==> flow/design.v <==
(* keep_hierarchy = "yes", use_dsp = "yes" *)
module cordic_final #(
    parameter WIDTH = 32,          
    parameter FRAC = 14,           
    parameter ITER = 16,           
    parameter LOG_ITER = 4,         
    parameter POST_STAGES = 5       
)
(
    input wire                    clk,
    input wire                    rst_n,        
    input wire                    start,        
    input wire signed [WIDTH-1:0] x_in,         
    input wire                    func_select,  
    output reg                    busy,         
    output reg                    done,         
    output reg signed [WIDTH:0] result       
);
    localparam signed [WIDTH-1:0] ONE_Q = (1 << FRAC);         
    localparam signed [WIDTH-1:0] ONE_Q_1 = ONE_Q >> 1;         
    localparam signed [WIDTH-1:0] K_INV_SCALED = 16'sd19784;    
    wire [5:0] shift_lut [0:ITER-1];
    wire signed [WIDTH-1:0] atanh_lut [0:ITER-1];
    reg signed [WIDTH-1:0] x_pipe [0:ITER];
    reg signed [WIDTH-1:0] y_pipe [0:ITER];
    reg signed [WIDTH-1:0] z_pipe [0:ITER];
    reg valid_pipe [0:ITER];
    reg signed [WIDTH-1:0] x_input_pipe [0:POST_STAGES-1];
    reg signed [WIDTH-1:0] y_result_pipe [0:POST_STAGES-1];
    reg func_select_pipe [0:POST_STAGES-1];
    reg valid_post_pipe [0:POST_STAGES-1];
    reg signed [2*WIDTH-1:0] x_squared_pipe [0:POST_STAGES-1];
    reg signed [2*WIDTH-1:0] coeff_term_pipe [0:POST_STAGES-1];
    reg signed [WIDTH-1:0] one_minus_approx_pipe [0:POST_STAGES-1];
    reg signed [2*WIDTH-1:0] final_product_pipe [0:POST_STAGES-1];
    reg signed [WIDTH-1:0] extracted_result_pipe [0:POST_STAGES-1];
    reg [1:0] state, next_state;
    reg [LOG_ITER:0] stage_counter;
    localparam [1:0] IDLE = 2'b00;
    localparam [1:0] PROCESS = 2'b01;
    localparam [1:0] OUTPUT = 2'b10;
    reg signed [WIDTH-1:0] x_input_stored;  
    reg                    func_select_stored;
    integer i;
    assign shift_lut[0]  = 6'd1;   assign shift_lut[1]  = 6'd2;   assign shift_lut[2]  = 6'd3;   assign shift_lut[3]  = 6'd4;
    assign shift_lut[4]  = 6'd4;   assign shift_lut[5]  = 6'd5;   assign shift_lut[6]  = 6'd6;   assign shift_lut[7]  = 6'd7;
    assign shift_lut[8]  = 6'd8;   assign shift_lut[9]  = 6'd9;   assign shift_lut[10] = 6'd10;  assign shift_lut[11] = 6'd11;
    assign shift_lut[12] = 6'd12;  assign shift_lut[13] = 6'd13;  assign shift_lut[14] = 6'd13;  assign shift_lut[15] = 6'd14;
    assign atanh_lut[0]  = 16'sd9000;   assign atanh_lut[1]  = 16'sd4185;   assign atanh_lut[2]  = 16'sd2059;   assign atanh_lut[3]  = 16'sd1025;
    assign atanh_lut[4]  = 16'sd1025;   assign atanh_lut[5]  = 16'sd512;    assign atanh_lut[6]  = 16'sd256;    assign atanh_lut[7]  = 16'sd128;
    assign atanh_lut[8]  = 16'sd64;     assign atanh_lut[9]  = 16'sd32;     assign atanh_lut[10] = 16'sd16;     assign atanh_lut[11] = 16'sd8;
    assign atanh_lut[12] = 16'sd4;      assign atanh_lut[13] = 16'sd2;      assign atanh_lut[14] = 16'sd2;      assign atanh_lut[15] = 16'sd1;
    genvar stage;
    generate 
        for (stage = 0; stage < ITER; stage = stage + 1) 
        begin : cordic_pipeline
            wire z_positive;
            wire [5:0] current_shift;
            wire signed [WIDTH-1:0] x_shifted;
            wire signed [WIDTH-1:0] y_shifted;
            wire signed [WIDTH-1:0] atanh_val;
            assign z_positive = ~z_pipe[stage][WIDTH-1];
            assign current_shift = shift_lut[stage];
            assign x_shifted = x_pipe[stage] >>> current_shift;
            assign y_shifted = y_pipe[stage] >>> current_shift;
            assign atanh_val = atanh_lut[stage];
            always @(posedge clk or negedge rst_n) begin
                if (!rst_n) begin
                    x_pipe[stage+1] <= {WIDTH{1'b0}};
                    y_pipe[stage+1] <= {WIDTH{1'b0}};
                    z_pipe[stage+1] <= {WIDTH{1'b0}};
                    valid_pipe[stage+1] <= 1'b0;
                end else begin
                    (* use_dsp = "yes" *) x_pipe[stage+1] <= z_positive ? (x_pipe[stage] + y_shifted) : (x_pipe[stage] - y_shifted);
                    (* use_dsp = "yes" *) y_pipe[stage+1] <= z_positive ? (y_pipe[stage] + x_shifted) : (y_pipe[stage] - x_shifted);
                    (* use_dsp = "yes" *) z_pipe[stage+1] <= z_positive ? (z_pipe[stage] - atanh_val) : (z_pipe[stage] + atanh_val);
                    valid_pipe[stage+1] <= valid_pipe[stage];
                end
            end
        end
    endgenerate
    always @(posedge clk or negedge rst_n) begin
        if (!rst_n) begin
            x_input_pipe[0] <= {WIDTH{1'b0}};
            y_result_pipe[0] <= {WIDTH{1'b0}};
            func_select_pipe[0] <= 1'b0;
            valid_post_pipe[0] <= 1'b0;
            x_squared_pipe[0] <= {(2*WIDTH){1'b0}};
        end else begin
            x_input_pipe[0] <= x_input_stored;
            y_result_pipe[0] <= y_pipe[ITER];
            func_select_pipe[0] <= func_select_stored;
            valid_post_pipe[0] <= valid_pipe[ITER];
            (* use_dsp = "yes" *) x_squared_pipe[0] <= $signed(x_input_stored) * $signed(x_input_stored);
        end
    end
    always @(posedge clk or negedge rst_n) begin
        if (!rst_n) begin
            x_input_pipe[1] <= {WIDTH{1'b0}};
            y_result_pipe[1] <= {WIDTH{1'b0}};
            func_select_pipe[1] <= 1'b0;
            valid_post_pipe[1] <= 1'b0;
            coeff_term_pipe[1] <= {(2*WIDTH){1'b0}};
        end else begin
            x_input_pipe[1] <= x_input_pipe[0];
            y_result_pipe[1] <= y_result_pipe[0];
            func_select_pipe[1] <= func_select_pipe[0];
            valid_post_pipe[1] <= valid_post_pipe[0];
            (* use_dsp = "yes" *) coeff_term_pipe[1] <= (x_squared_pipe[0] * 23900) >>> 30;
        end
    end
    always @(posedge clk or negedge rst_n) begin
        if (!rst_n) begin
            x_input_pipe[2] <= {WIDTH{1'b0}};
            y_result_pipe[2] <= {WIDTH{1'b0}};
            func_select_pipe[2] <= 1'b0;
            valid_post_pipe[2] <= 1'b0;
            one_minus_approx_pipe[2] <= {WIDTH{1'b0}};
        end else begin
            x_input_pipe[2] <= x_input_pipe[1];
            y_result_pipe[2] <= y_result_pipe[1];
            func_select_pipe[2] <= func_select_pipe[1];
            valid_post_pipe[2] <= valid_post_pipe[1];
            (* use_dsp = "yes" *) one_minus_approx_pipe[2] <= ONE_Q - coeff_term_pipe[1][WIDTH-1:0];
        end
    end
    always @(posedge clk or negedge rst_n) begin
        if (!rst_n) begin
            x_input_pipe[3] <= {WIDTH{1'b0}};
            y_result_pipe[3] <= {WIDTH{1'b0}};
            func_select_pipe[3] <= 1'b0;
            valid_post_pipe[3] <= 1'b0;
            final_product_pipe[3] <= {(2*WIDTH){1'b0}};
        end else begin
            x_input_pipe[3] <= x_input_pipe[2];
            y_result_pipe[3] <= y_result_pipe[2];
            func_select_pipe[3] <= func_select_pipe[2];
            valid_post_pipe[3] <= valid_post_pipe[2];
            (* use_dsp = "yes" *) final_product_pipe[3] <= $signed(y_result_pipe[2]) * $signed(one_minus_approx_pipe[2]);
        end
    end
    always @(posedge clk or negedge rst_n) begin
        if (!rst_n) begin
            x_input_pipe[4] <= {WIDTH{1'b0}};
            y_result_pipe[4] <= {WIDTH{1'b0}};
            func_select_pipe[4] <= 1'b0;
            valid_post_pipe[4] <= 1'b0;
            extracted_result_pipe[4] <= {WIDTH{1'b0}};
        end else begin
            x_input_pipe[4] <= x_input_pipe[3];
            y_result_pipe[4] <= y_result_pipe[3];
            func_select_pipe[4] <= func_select_pipe[3];
            valid_post_pipe[4] <= valid_post_pipe[3];
            (* use_dsp = "yes" *) extracted_result_pipe[4] <= final_product_pipe[3] >>> FRAC;
        end
    end
    always @(*) begin
        case (state)
            IDLE: next_state = start ? PROCESS : IDLE;
            PROCESS: next_state = (stage_counter >= ITER + POST_STAGES + 3) ? OUTPUT : PROCESS; 
            OUTPUT: next_state = IDLE;
            default: next_state = IDLE;
        endcase
    end  
    always @(posedge clk or negedge rst_n) begin
        if (!rst_n) begin
            state <= IDLE;
            busy <= 1'b0;
            done <= 1'b0;
            result <= {WIDTH{1'b0}};
            stage_counter <= {(LOG_ITER+1){1'b0}};
            x_pipe[0] <= {WIDTH{1'b0}};
            y_pipe[0] <= {WIDTH{1'b0}};
            z_pipe[0] <= {WIDTH{1'b0}};
            valid_pipe[0] <= 1'b0;
            x_input_stored <= {WIDTH{1'b0}};
            func_select_stored <= 1'b0;
        end else begin
            state <= next_state;
            done <= 1'b0;  
            case (state)
                IDLE: begin
                    busy <= 1'b0;
                    stage_counter <= {(LOG_ITER+1){1'b0}};
                    if (start) begin
                        x_pipe[0] <= K_INV_SCALED;  
                        y_pipe[0] <= {WIDTH{1'b0}}; 
                        func_select_stored <= func_select;
                        if (func_select) begin  
                            z_pipe[0] <= x_in; 
                            x_input_stored <= x_in;
                        end else begin  
                            z_pipe[0] <= $signed(x_in) >>> 1; 
                            x_input_stored <= $signed(x_in) >>> 1;
                        end
                        valid_pipe[0] <= 1'b1;
                        busy <= 1'b1;
                        stage_counter <= {(LOG_ITER+1){1'b0}};
                    end
                end
                PROCESS: begin
                    stage_counter <= stage_counter + 1'b1;
                end
                OUTPUT: begin
                    busy <= 1'b0;
                    if (valid_post_pipe[POST_STAGES-1]) begin
                        if (func_select_pipe[POST_STAGES-1]) begin
                            result <= extracted_result_pipe[POST_STAGES-1];
                        end else begin
                            result <= (extracted_result_pipe[POST_STAGES-1] + ONE_Q) >>> 1;
                        end
                        done <= 1'b1;
                    end
                end
                default: begin
                    state <= IDLE;
                end
            endcase
        end
    end
endmodule                      
# From RTL to reports: cordic_final
# What the tools print for cordic_final, step after step.
# Line numbers count from 1 in the design file above.
# Operators: Yosys type, input widths -> output width; for muxes data width and select width s.
# Not given: -
[inputs]
design = "cordic_final"
clock_port = "clk"
library = "sky130hd"
pvt_corner = "tt_025C_1v80"

# Elaborated design
# Source: Yosys, flattened and elaborated. Widths are those after wreduce. Registers that Yosys merges into a memory's read port (data or address) are not register bits. Print and check cells do not count.
[op_classes]
n_cmp = 1
n_mux = 56
equal = 2
n_reduce_logical = 6
n_addsub = 92
mul = 3
[ops]
columns = ["op", "count"]
rows = [
  ["$mul 32x32->64", 1],
  ["$mul 32x32->46", 1],
  ["$mux 32", 45],
  ["$mul 64x14->60 const B", 1],
  ["$add 32x19->32", 4],
  ["$sub 32x19->32", 4],
  ["$add 32x28->32", 4],
  ["$sub 32x28->32", 4],
  ["$add 32x12->32 const B", 2],
  ["$sub 32x12->32 const B", 2],
  ["$add 32x20->32", 2],
  ["$sub 32x20->32", 2],
  ["$add 32x21->32", 2],
  ["$sub 32x21->32", 2],
  ["$add 32x22->32", 2],
  ["$sub 32x22->32", 2],
  ["$add 32x23->32", 2],
  ["$sub 32x23->32", 2],
  ["$add 32x24->32", 2],
  ["$sub 32x24->32", 2],
  ["$add 32x25->32", 2],
  ["$sub 32x25->32", 2],
  ["$add 32x26->32", 2],
  ["$sub 32x26->32", 2],
  ["$add 32x27->32", 2],
  ["$sub 32x27->32", 2],
  ["$add 32x29->32", 2],
  ["$sub 32x29->32", 2],
]
# Not listed: further kinds 48, cells in them 56.
[bits]
reg_bits = 1846
output_inout_bits = 35
word_cells = 249
input_bits = 36

# Logic depth
# Depth = most cells in a row (Yosys ltp): at word level without a register or memory, in the mapped netlist without a sequential cell, where the memories' decode and read muxes count.
[logic_depth]
word_depth = 4
ABC_AREA = 0
mapped_depth = 34
depth_no_buf = 33

# Netlist
# Source: synth_stat.txt of the flow (Yosys; design flattened, memories mapped). It holds for the ABC_AREA given above (unset counts as 0); a run with the other value may have another netlist.
# Totals and module areas in this step are rounded.
[synth_totals]
buf_cells = 432
synth_area_um2 = 185200
sequential_area_um2 = 43370
cell_count = 19556
ffs = 1733
[by_type]
columns = ["cell_type", "count", "area_total_um2"]
rows = [
  ["sky130_fd_sc_hd__dfrtp_1", 1732, 4.33E+04],
  ["sky130_fd_sc_hd__fa_1", 2145, 4.29E+04],
  ["sky130_fd_sc_hd__ha_1", 1900, 23772.8],
  ["sky130_fd_sc_hd__xnor2_1", 1451, 1.27E+04],
  ["sky130_fd_sc_hd__inv_1", 2951, 1.11E+04],
  ["sky130_fd_sc_hd__a21oi_1", 1397, 6.99E+03],
  ["sky130_fd_sc_hd__nand2_1", 1436, 5390.17],
  ["sky130_fd_sc_hd__nor2_1", 1435, 5.39E+03],
  ["sky130_fd_sc_hd__xor2_1", 389, 3.41E+03],
  ["sky130_fd_sc_hd__a21o_1", 446, 3.35E+03],
  ["sky130_fd_sc_hd__o21ai_0", 593, 2.97E+03],
  ["sky130_fd_sc_hd__and2_1", 408, 2.55E+03],
  ["sky130_fd_sc_hd__nor3_1", 344, 1.72E+03],
  ["sky130_fd_sc_hd__clkbuf_1", 383, 1.44E+03],
  ["sky130_fd_sc_hd__mux2i_1", 143, 1.43E+03],
  ["sky130_fd_sc_hd__o21bai_1", 190, 1.43E+03],
  ["sky130_fd_sc_hd__nor2b_1", 221, 1.38E+03],
  ["sky130_fd_sc_hd__o21a_1", 180, 1.35E+03],
]
# Other cell types: 70; their cells: 1812.

# Worst setup path after synthesis
# Path of least setup slack by OpenSTA after synthesis, without wires, with an ideal clock, recovery checks aside; 20% of the period is set as input and as output delay. Where synthesis merged equal registers, the netlist keeps one of their names.
[synth_path]
kind = "flip-flop to flip-flop"
start = "reg (no name shown)"
end = "reg x_squared_pipe[0][59]"
required_ns = 11.864
setup_time_ns = 0.136
arrival_ns = 8.660
period_ns = 12.0
stages = 31
n_path_buf = 2
delay_ns = 8.796
path_slack_ns = 3.205
launch_ns = 0.000
synth_period_reached_ns = 8.795
# "delay_ns" is the arrival time less input delay plus setup time.
# "stages": output pins that drive a net of the path, with the launching flip-flop's if there is one; two outputs of one cell count as two.
# "synth_period_reached_ns" is the clock period less the worst setup slack; recovery checks do not enter. This is arithmetic on one report: input and output delays are still those of the set period (20% each).
# Between the ends stands the longest chain of elaborated cells between them, by number of cells; it is not shown to be the way that was timed. Of several equally long chains one is given.
# Each line given opens the expression or statement behind the cell; cells for indexed reads and writes are added by Yosys, which also makes memories of some case tables.
[synth_between]
path_cell_list = "sky130_fd_sc_hd__dfrtp_1 > sky130_fd_sc_hd__clkbuf_1 > sky130_fd_sc_hd__nand2_1 > sky130_fd_sc_hd__inv_1 > sky130_fd_sc_hd__fa_1 > sky130_fd_sc_hd__inv_1 > sky130_fd_sc_hd__fa_1 > sky130_fd_sc_hd__inv_1 > sky130_fd_sc_hd__fa_1 > sky130_fd_sc_hd__inv_1 > sky130_fd_sc_hd__fa_1 > sky130_fd_sc_hd__inv_1 > sky130_fd_sc_hd__fa_1 > sky130_fd_sc_hd__fa_1 > sky130_fd_sc_hd__inv_1 > sky130_fd_sc_hd__fa_1 > sky130_fd_sc_hd__fa_1 > sky130_fd_sc_hd__inv_1 > sky130_fd_sc_hd__ha_1 > sky130_fd_sc_hd__clkbuf_1 > sky130_fd_sc_hd__nand2_1 > sky130_fd_sc_hd__nand2_1 > sky130_fd_sc_hd__a21o_1 > sky130_fd_sc_hd__a21oi_1 > sky130_fd_sc_hd__o21ai_0 > sky130_fd_sc_hd__a21o_1 > sky130_fd_sc_hd__a21oi_1 > sky130_fd_sc_hd__a21boi_1 > sky130_fd_sc_hd__or3_1 > sky130_fd_sc_hd__a2111oi_0 > sky130_fd_sc_hd__nor3_1"
elab_chain_len = 1
cone_cells = 1
lines_between = 1
cone_classes = "mul (1)"
[synth_rtl]
columns = ["item", "line", "source"]
rows = [
  ["$mul 32x32->64", 94, "(* use_dsp = \"yes\" *) x_squared_pipe[0] <= $signed(x_input_stored) * $signed(x_input_stored);"],
  ["end: assignment", 88, "x_squared_pipe[0] <= {(2*WIDTH){1'b0}};"],
  ["end: assignment", 94, ""],
  ["end: declaration", 32, "reg signed [2*WIDTH-1:0] x_squared_pipe [0:POST_STAGES-1];"],
]

# Path in the finished layout
# Path of least setup slack in the final report of record 1 (OpenROAD, finished layout, wires in). Where an end is a register, its clock arrival counts in the times.
[layout_path]
kind = "flip-flop to flip-flop"
start = "reg (no name shown)"
end = "reg x_squared_pipe[0][59]"
setup_time_ns = 0.14
launch_ns = 0.99
arrival_ns = 10.78
path_slack_ns = 2.03
required_ns = 12.81
n_path_buf = 0
stages = 25
period_ns = 12.0
# Between the ends stands the longest chain of elaborated cells between them, by number of cells; it is not shown to be the way that was timed. Of several equally long chains one is given.
[layout_between]
path_cell_list = "sky130_fd_sc_hd__dfrtp_1 > sky130_fd_sc_hd__inv_1 > sky130_fd_sc_hd__nor2_1 > sky130_fd_sc_hd__fa_1 > sky130_fd_sc_hd__fa_1 > sky130_fd_sc_hd__inv_1 > sky130_fd_sc_hd__fa_1 > sky130_fd_sc_hd__fa_1 > sky130_fd_sc_hd__inv_1 > sky130_fd_sc_hd__fa_1 > sky130_fd_sc_hd__fa_1 > sky130_fd_sc_hd__fa_1 > sky130_fd_sc_hd__fa_1 > sky130_fd_sc_hd__ha_1 > sky130_fd_sc_hd__a21oi_1 > sky130_fd_sc_hd__o21ai_0 > sky130_fd_sc_hd__a21oi_1 > sky130_fd_sc_hd__o21ai_0 > sky130_fd_sc_hd__o21ai_1 > sky130_fd_sc_hd__a21oi_1 > sky130_fd_sc_hd__o41ai_1 > sky130_fd_sc_hd__a21boi_1 > sky130_fd_sc_hd__or3_1 > sky130_fd_sc_hd__a2111oi_0 > sky130_fd_sc_hd__nor3_1"
elab_chain_len = 1
cone_cells = 1
lines_between = 1
cone_classes = "mul (1)"
[layout_rtl]
columns = ["item", "line", "source"]
rows = [
  ["$mul 32x32->64", 94, "(* use_dsp = \"yes\" *) x_squared_pipe[0] <= $signed(x_input_stored) * $signed(x_input_stored);"],
  ["end: assignment", 88, "x_squared_pipe[0] <= {(2*WIDTH){1'b0}};"],
  ["end: assignment", 94, ""],
  ["end: declaration", 32, "reg signed [2*WIDTH-1:0] x_squared_pipe [0:POST_STAGES-1];"],
]

# Design cordic_final on sky130hd. What follows are 3 stored runs of the flow, each under its own settings; their order means nothing. The constraints put input and output delay at 20% of the set period each and load the outputs with 0.01 pF.
# "worst_path_allowed_less_slack_ns" is the time allowed to the run's worst setup path (the clock period less input and output delay, where it has them) less its slack. Clock arrival times count: a late capture clock shortens it, a late launch clock lengthens it.
# By "power.total_w" is meant OpenSTA's value without simulated activity: inputs other than the clock are taken to toggle once in ten clock periods, and the tool carries that through the logic.
# Values from the reports are rounded here.

[[run]]
name = "record 1"
[run.settings]
CELL_PAD_IN_SITES_DETAIL_PLACEMENT = 2
CELL_PAD_IN_SITES_GLOBAL_PLACEMENT = 3
CORE_UTILIZATION = 26
CTS_CLUSTER_DIAMETER = 171
GPL_ROUTABILITY_DRIVEN = 0
HOLD_SLACK_MARGIN = 0.23
MAX_ROUTING_LAYER = "met5"
PLACE_DENSITY_LB_ADDON = 0.19
SETUP_SLACK_MARGIN = 1.54
SLEW_MARGIN = 25
period_ns = 12.0
CAP_MARGIN = 20
CORE_MARGIN = 2
[run.results]
worst_path_allowed_less_slack_ns = 9.97
critical_path_type = "flip-flop to flip-flop"
final_stdcell_area_um2 = 205900
power.total_w = 0.01344
synthArea_um2 = 185200
hold_ws_ns = 0.313
total_die_area_um2 = 719100
fin_ws_ns = 2.031
layout_utilization_pct = 28.9
setup_tns_ns = 0.000

[[run]]
name = "record 2"
[run.settings]
ABC_AREA = 0
CAP_MARGIN = 15
CELL_PAD_IN_SITES_DETAIL_PLACEMENT = 0
CORE_ASPECT_RATIO = 1.02
CORE_UTILIZATION = 40
CTS_CLUSTER_DIAMETER = 352
GPL_ROUTABILITY_DRIVEN = 0
HOLD_SLACK_MARGIN = 0.02
SETUP_SLACK_MARGIN = 1.81
SLEW_MARGIN = 5
TNS_END_PERCENT = 5
period_ns = 9.92
CORE_MARGIN = 2
[run.results]
worst_path_allowed_less_slack_ns = 8.10
critical_path_type = "flip-flop to flip-flop"
final_stdcell_area_um2 = 201800
power.total_w = 0.01532
synthArea_um2 = 185200
hold_ws_ns = 0.325
total_die_area_um2 = 468500
fin_ws_ns = 1.820
layout_utilization_pct = 43.7
setup_tns_ns = 0.000

[[run]]
name = "record 3"
[run.settings]
CORE_UTILIZATION = 40
HOLD_SLACK_MARGIN = 0.02
SETUP_SLACK_MARGIN = 1.81
SLEW_MARGIN = 5
period_ns = 12.0
CAP_MARGIN = 20
CORE_MARGIN = 2
[run.results]
worst_path_allowed_less_slack_ns = 9.86
critical_path_type = "flip-flop to flip-flop"
final_stdcell_area_um2 = 200700
power.total_w = 0.01271
synthArea_um2 = 185200
hold_ws_ns = 0.337
total_die_area_um2 = 468500
fin_ws_ns = 2.136
layout_utilization_pct = 43.6
setup_tns_ns = 0.000
